==> flow/design.v <==
`timescale 1ns / 1ps
module main(
    input clk,rst,start,
    input [3:0]ip,
    output reg [59:0]ans,
    output reg finish
    );
    parameter [6:0]addr_max=100;
    reg [59:0]max,adder;
    reg [3:0]bram[addr_max-1:0];
    reg [6:0]addr,index,index_max;
    reg [3:0]state;
    always @(posedge clk)
    begin
        if(rst)
        begin
            addr<=0;ans<=0;max<=0;
            index<=0;index_max<=addr_max-12;
            state<=0;
            finish<=1;
        end
        else 
        begin
            case(state)
            0:
            begin
                addr<=0;ans<=adder;max<=0;
                index<=0;index_max<=addr_max-12;
                if(start)
                begin
                    finish<=0;
                    state<=1;
                end
                else finish<=1;
            end
            1:
            begin
                if(addr>=addr_max)
                begin
                    state<=2;
                    addr<=0;
                end
                else 
                begin
                    bram[addr]<=ip;
                    addr<=addr+1;
                end
            end
            2:
            begin
                if(addr<=index_max) 
                begin
                    if(bram[addr]>max[3:0])
                    begin
                        index<=addr;    
                        max[3:0]<=bram[addr];
                    end
                    addr<=addr+1;
                end
                else
                begin
                    addr<=index+1;
                    if(index_max>=99)state<=0;
                    else 
                    begin
                        index_max<=index_max+1;       
                        max<=max<<4;
                    end
                end
            end
            endcase        
        end   
    end
    reg [15:0]c;
    wire [15:0]cin={c[15:1],1'b0};
    genvar i;
    generate 
        for(i=1;i<16;i=i+1)
        begin:bcd_adder
            always @(*)
            begin
                if(rst) 
                begin
                    adder[4*i-1:4*(i-1)]=0;
                    c[i]=0;
                end
                else if(cin[i-1]+max[4*i-1:4*(i-1)]+ans[4*i-1:4*(i-1)]>9)
                begin
                    adder[4*i-1:4*(i-1)]=cin[i-1]+ans[4*i-1:4*(i-1)]+max[4*i-1:4*(i-1)]-10;
                    c[i]=1;
                end
                else
                begin
                    adder[4*i-1:4*(i-1)]=cin[i-1]+ans[4*i-1:4*(i-1)]+max[4*i-1:4*(i-1)];
                    c[i]=0;
                end
            end
        end
    endgenerate
endmodule
# Tool chain data of main
# The steps from the RTL of main to its reports follow in flow order.
# Lines are those of the file above, counted from 1.
# Cell names lack the library's common part.
# Not given: n/a
[setup]
design = "main"
clock_port = "clk"
cell_library = "sky130hd"
corner = "tt_025C_1v80"

# Word-level counts
# Counts by Yosys on the flattened word-level netlist (proc, flatten, opt, wreduce; memories kept). Print and check cells are left out.
# Yosys's memory passes give these memory sizes; they may raise the number of words (mostly to a power of two), join words into wider ones and drop unused or constant bits.
[word_totals]
register_bits = 146
ram_bits = 400
clocked_rd_ports_x_width = 4
memories = 1
in_bits = 7
elab_cells = 227
[memory_table]
columns = ["name", "size", "word_bits", "read_ports", "write_ports", "line", "text"]
rows = [
  ["bram", 100, 4, 1, 1, 10, "reg [3:0]bram[addr_max-1:0];"],
]
[classes]
n_addsub = 105
n_cmp = 19
n_eq = 11
mux = 76
n_reduce_logical = 7
[ops]
columns = ["cell", "n"]
rows = [
  ["4-bit adder", 30],
  ["1-bit by 4-bit adder with 4-bit output", 28],
  ["56-bit case mux with 2-bit select", 1],
  ["56-bit two-way mux", 2],
  ["4-bit two-way mux", 25],
  ["5-bit by 4-bit adder with 6-bit output", 14],
  ["6-bit by 4-bit greater-than comparator with 1-bit output with constant B", 14],
  ["7-bit two-way mux", 11],
  ["1-bit by 4-bit adder with 5-bit output", 14],
  ["4-bit subtractor with constant B", 15],
  ["1-bit two-way mux", 32],
  ["7-bit case mux with 2-bit select", 2],
  ["7-bit by 1-bit adder with 7-bit output with constant B", 3],
  ["7-bit case mux with 3-bit select", 1],
  ["2-bit != test with constant B", 7],
  ["7-bit >= comparator with constant B", 2],
  ["4-bit case mux with 3-bit select", 1],
  ["3-bit AND reduction", 3],
  ["4-bit case mux with 2-bit select", 1],
  ["7-bit <= comparator", 1],
  ["3-bit != test with constant B", 2],
  ["4-bit by 4-bit adder with 5-bit output", 1],
  ["5-bit by 4-bit greater-than comparator with 1-bit output with constant B", 1],
  ["5-bit AND reduction", 1],
  ["4-bit by 1-bit == test with 1-bit output with constant B", 1],
  ["4-bit by 2-bit == test with 1-bit output with constant B", 1],
  ["4-bit greater-than comparator", 1],
  ["4-bit zero test", 1],
]
# Other operator kinds: 2; their cells: 2.

# Depth
# Yosys ltp: most cells in a row. Word level: on the elaborated netlist, between registers, memories and ports. Mapped: between sequential cells and ports; inverters and the memories' decode and read muxes count.
[depth]
word_depth = 73
ABC_AREA = 0
mapped_depth = 120
depth_no_buf = 120

# After synthesis
# Yosys stat after the flow's synthesis: flattened, memories mapped to cells. It holds for the ABC_AREA given above (unset counts as 0); a run with the other value may have another netlist.
# The area totals of this step are shown rounded.
[mapped]
mapped_cells = 2007
yosys_area_um2 = 26000
ffs = 552
buf_cells = 97
[by_type]
columns = ["cell_type", "n", "type_area_um2"]
rows = [
  ["edfxtp_1", 400, 1.2E+04],
  ["dfxtp_1", 152, 3.04E+03],
  ["mux4_2", 98, 2.21E+03],
  ["ha_1", 106, 1.33E+03],
  ["fa_1", 44, 880.845],
  ["nor2_1", 209, 784.502],
  ["inv_1", 162, 608.083],
  ["nand2_1", 143, 536.765],
  ["a21oi_1", 103, 515.494],
  ["nand3_1", 93, 465.446],
  ["xnor2_1", 40, 350.336],
  ["a211oi_1", 44, 330.317],
  ["mux2i_1", 33, 330.317],
  ["a22oi_1", 37, 277.766],
  ["clkbuf_1", 51, 191.434],
  ["xor2_1", 18, 157.651],
  ["nor2b_1", 21, 131.376],
  ["nor3b_1", 17, 127.622],
]
# Not listed: further types 45, cells in them 236.

# Worst setup path after synthesis
# Source: OpenSTA report_checks on the synthesized netlist (no wires, ideal clock, input and output delay 20% of the period each), path of least setup slack; recovery checks are left aside. Register names are those of the netlist, which keeps one name where synthesis merged equal registers.
[synth_timing]
path_kind = "input to register"
startpoint = "input port rst"
endpoint = "register ans[58]"
clock_period_ns = 25.0
in_delay_ns = 5.000
t_first_pin_ns = 5.000
arrival_ns = 26.766
required_ns = 24.867
path_slack_ns = -1.900
delay_ns = 21.899
stages = 103
path_buffers = 2
period_less_setup_slack_ns = 26.9
# "delay_ns" is the arrival time less input delay plus setup time.
# "stages" counts driving pins, that of a launching flip-flop among them; a cell with two outputs on the path counts twice.
# "period_less_setup_slack_ns" = period - worst setup slack (recovery checks aside). The figure is calculated, with input and output delays left at 20% of the set period.
# The rows between start and end are the longest chain of elaborated cells between them; the timing report does not say that the signal goes this way. Where chains are equally long, one stands for them.
# A line is the first line of the expression or statement that the cell stems from. Yosys adds cells for indexed reads and writes and turns some case tables into memories.
[synth_between]
cell_sequence = "clkbuf_1 -> inv_1 -> clkbuf_1 -> nand2_1 -> fa_1 -> inv_1 -> fa_1 -> xor2_1 -> nor2_1 -> o31ai_1 -> nand2_1 -> fa_1 -> inv_1 -> fa_1 -> xor2_1 -> nor2_1 -> o31ai_1 -> nand2_1 -> [... 67 more ...] -> nor2_1 -> o31ai_1 -> nand2_1 -> fa_1 -> inv_1 -> fa_1 -> xor2_1 -> nor2_1 -> o31ai_1 -> nand2_1 -> fa_1 -> inv_1 -> fa_1 -> xor2_1 -> nor2_1 -> o31ai_1 -> mux2i_1 -> o22ai_1"
elab_chain_cells = 70
cells_between = 75
cone_classes = "33 x add/sub; 14 x compare; 28 x mux"
[synth_rtl]
columns = ["element", "line", "text"]
rows = [
  ["from (decl)", 3, "input clk,rst,start,"],
  ["1-bit two-way mux", 82, "if(rst)"],
  ["1-bit by 4-bit adder with 5-bit output", 87, "else if(cin[i-1]+max[4*i-1:4*(i-1)]+ans[4*i-1:4*(i-1)]>9)"],
  ["5-bit by 4-bit adder with 6-bit output", 87, ""],
  ["6-bit by 4-bit greater-than comparator with 1-bit output", 87, ""],
  ["1-bit two-way mux", 87, ""],
  ["1-bit two-way mux", 82, ""],
  ["1-bit by 4-bit adder with 5-bit output", 87, ""],
  ["[... 56 more ...]", "n/a", ""],
  ["6-bit by 4-bit greater-than comparator with 1-bit output", 87, ""],
  ["1-bit two-way mux", 87, ""],
  ["1-bit two-way mux", 82, ""],
  ["1-bit by 4-bit adder with 4-bit output", 89, "adder[4*i-1:4*(i-1)]=cin[i-1]+ans[4*i-1:4*(i-1)]+max[4*i-1:4*(i-1)]-10;"],
  ["4-bit adder", 89, ""],
  ["4-bit subtractor", 89, ""],
  ["4-bit two-way mux", 87, ""],
  ["to (assign)", 17, "addr<=0;ans<=0;max<=0;"],
  ["to (assign)", 27, "addr<=0;ans<=adder;max<=0;"],
  ["to (decl)", 5, "output reg [59:0]ans,"],
]

# Worst path after layout
# Path of least setup slack in the final report of flow run 1 (OpenROAD, finished layout, wires in). Where an end is a register, its clock arrival counts in the times.
[layout_timing]
path_kind = "input to register"
startpoint = "input port rst"
endpoint = "register ans[59]"
clock_period_ns = 25.0
in_delay_ns = 5.00
t_first_pin_ns = 5.00
arrival_ns = 24.80
required_ns = 25.50
path_slack_ns = 0.70
stages = 101
path_buffers = 2
# The rows between start and end are the longest chain of elaborated cells between them; the timing report does not say that the signal goes this way. Where chains are equally long, one stands for them.
[layout_between]
cell_sequence = "buf_2 -> inv_4 -> clkbuf_16 -> nand2_1 -> fa_2 -> inv_1 -> fa_2 -> nand2_1 -> nand2_1 -> a21oi_1 -> o31ai_4 -> nand2_1 -> fa_2 -> inv_2 -> fa_2 -> xor2_2 -> nor2_1 -> o31ai_4 -> [... 65 more ...] -> fa_2 -> nor2_1 -> o31ai_4 -> nand2_1 -> fa_2 -> nor2b_1 -> o21ai_0 -> nor3b_1 -> o31ai_4 -> nand2_1 -> fa_2 -> inv_1 -> ha_1 -> fa_1 -> xnor2_1 -> xnor2_1 -> nand2_1 -> a41o_1"
elab_chain_cells = 70
cells_between = 75
cone_classes = "33 x add/sub; 14 x compare; 28 x mux"
[layout_rtl]
columns = ["element", "line", "text"]
rows = [
  ["from (decl)", 3, "input clk,rst,start,"],
  ["1-bit two-way mux", 82, "if(rst)"],
  ["1-bit by 4-bit adder with 5-bit output", 87, "else if(cin[i-1]+max[4*i-1:4*(i-1)]+ans[4*i-1:4*(i-1)]>9)"],
  ["5-bit by 4-bit adder with 6-bit output", 87, ""],
  ["6-bit by 4-bit greater-than comparator with 1-bit output", 87, ""],
  ["1-bit two-way mux", 87, ""],
  ["1-bit two-way mux", 82, ""],
  ["1-bit by 4-bit adder with 5-bit output", 87, ""],
  ["[... 56 more ...]", "n/a", ""],
  ["6-bit by 4-bit greater-than comparator with 1-bit output", 87, ""],
  ["1-bit two-way mux", 87, ""],
  ["1-bit two-way mux", 82, ""],
  ["1-bit by 4-bit adder with 4-bit output", 89, "adder[4*i-1:4*(i-1)]=cin[i-1]+ans[4*i-1:4*(i-1)]+max[4*i-1:4*(i-1)]-10;"],
  ["4-bit adder", 89, ""],
  ["4-bit subtractor", 89, ""],
  ["4-bit two-way mux", 87, ""],
  ["to (assign)", 17, "addr<=0;ans<=0;max<=0;"],
  ["to (assign)", 27, "addr<=0;ans<=adder;max<=0;"],
  ["to (decl)", 5, "output reg [59:0]ans,"],
]

# Below are 4 stored runs of the flow (Yosys, OpenROAD; platform sky130hd) on main, each with its settings and what was measured, unordered. Constraints: input delay and output delay 20% of the set period each, output load 0.01 pF.
# "period_less_ws_ns": clock period set for the run, less the worst setup slack. It is reckoned from that one timing run; input and output delays stay at 20% of the period that was set.
# "worstPathTime_ns": the worst setup path's part of the clock period (all of it between registers, 20% less for each end at a port) less its slack. A launch clock that arrives late makes it longer, a capture clock that arrives late makes it shorter.
# By "total_power_uw" is meant OpenSTA's value without simulated activity: inputs other than the clock are taken to toggle once in ten clock periods, and the tool carries that through the logic.
# The results are shown rounded.

[[run]]
name = "flow run 1"
[run.settings]
CAP_MARGIN = 0
CELL_PAD_IN_SITES_DETAIL_PLACEMENT = 2
CORE_ASPECT_RATIO = 1.62
CORE_MARGIN = 7
CORE_UTILIZATION = 45
CTS_CLUSTER_SIZE = 87
GPL_ROUTABILITY_DRIVEN = 0
GPL_TIMING_DRIVEN = 0
HOLD_SLACK_MARGIN = -0.06
PLACE_DENSITY = 0.48
SLEW_MARGIN = 10
TNS_END_PERCENT = 45
period_ns = 25.0
[run.results]
worst_hold_slack_ns = 0.48
setup_worst_slack_ns = 0.70
total_die_area_um2 = 65000
synth_area_um2 = 26000
worstPathTime_ns = 19.30
critical_path_type = "input to register"
layout_utilization_pct = 53
period_less_ws_ns = 24.301
cell_area_final_um2 = 30000
tns_ns = 0.000
total_power_uw = 2000

[[run]]
name = "flow run 2"
[run.settings]
ABC_AREA = 0
CORE_MARGIN = 2
CORE_UTILIZATION = 63
CTS_CLUSTER_DIAMETER = 21
HOLD_SLACK_MARGIN = -0.08
MIN_ROUTING_LAYER = "met1"
PLACE_DENSITY_LB_ADDON = 0.16
SETUP_SLACK_MARGIN = 5.0
TNS_END_PERCENT = 90
period_ns = 41.1
CAP_MARGIN = 20
SLEW_MARGIN = 20
[run.results]
worst_hold_slack_ns = 0.47
setup_worst_slack_ns = 8.4
total_die_area_um2 = 43000
synth_area_um2 = 26000
worstPathTime_ns = 24.51
critical_path_type = "input to register"
layout_utilization_pct = 80
period_less_ws_ns = 32.727
cell_area_final_um2 = 33000
tns_ns = 0.000
total_power_uw = 1900

[[run]]
name = "flow run 3"
[run.settings]
CELL_PAD_IN_SITES_DETAIL_PLACEMENT = 1
CORE_MARGIN = 7
CORE_UTILIZATION = 18
CTS_CLUSTER_SIZE = 80
MIN_ROUTING_LAYER = "met2"
SLEW_MARGIN = 30
period_ns = 35.4
CAP_MARGIN = 20
[run.results]
worst_hold_slack_ns = 0.42
setup_worst_slack_ns = 2.3
total_die_area_um2 = 160000
synth_area_um2 = 26000
worstPathTime_ns = 26.02
critical_path_type = "input to register"
layout_utilization_pct = 21
period_less_ws_ns = 33.101
cell_area_final_um2 = 31000
tns_ns = 0.000
total_power_uw = 1400

[[run]]
name = "flow run 4"
[run.settings]
CORE_UTILIZATION = 40
period_ns = 24.2
CAP_MARGIN = 20
CORE_MARGIN = 2
SLEW_MARGIN = 20
[run.results]
worst_hold_slack_ns = 0.45
setup_worst_slack_ns = 1.2
total_die_area_um2 = 67000
synth_area_um2 = 26000
worstPathTime_ns = 18.20
critical_path_type = "input to register"
layout_utilization_pct = 46
period_less_ws_ns = 23.040
cell_area_final_um2 = 30000
tns_ns = 0.000
total_power_uw = 2100
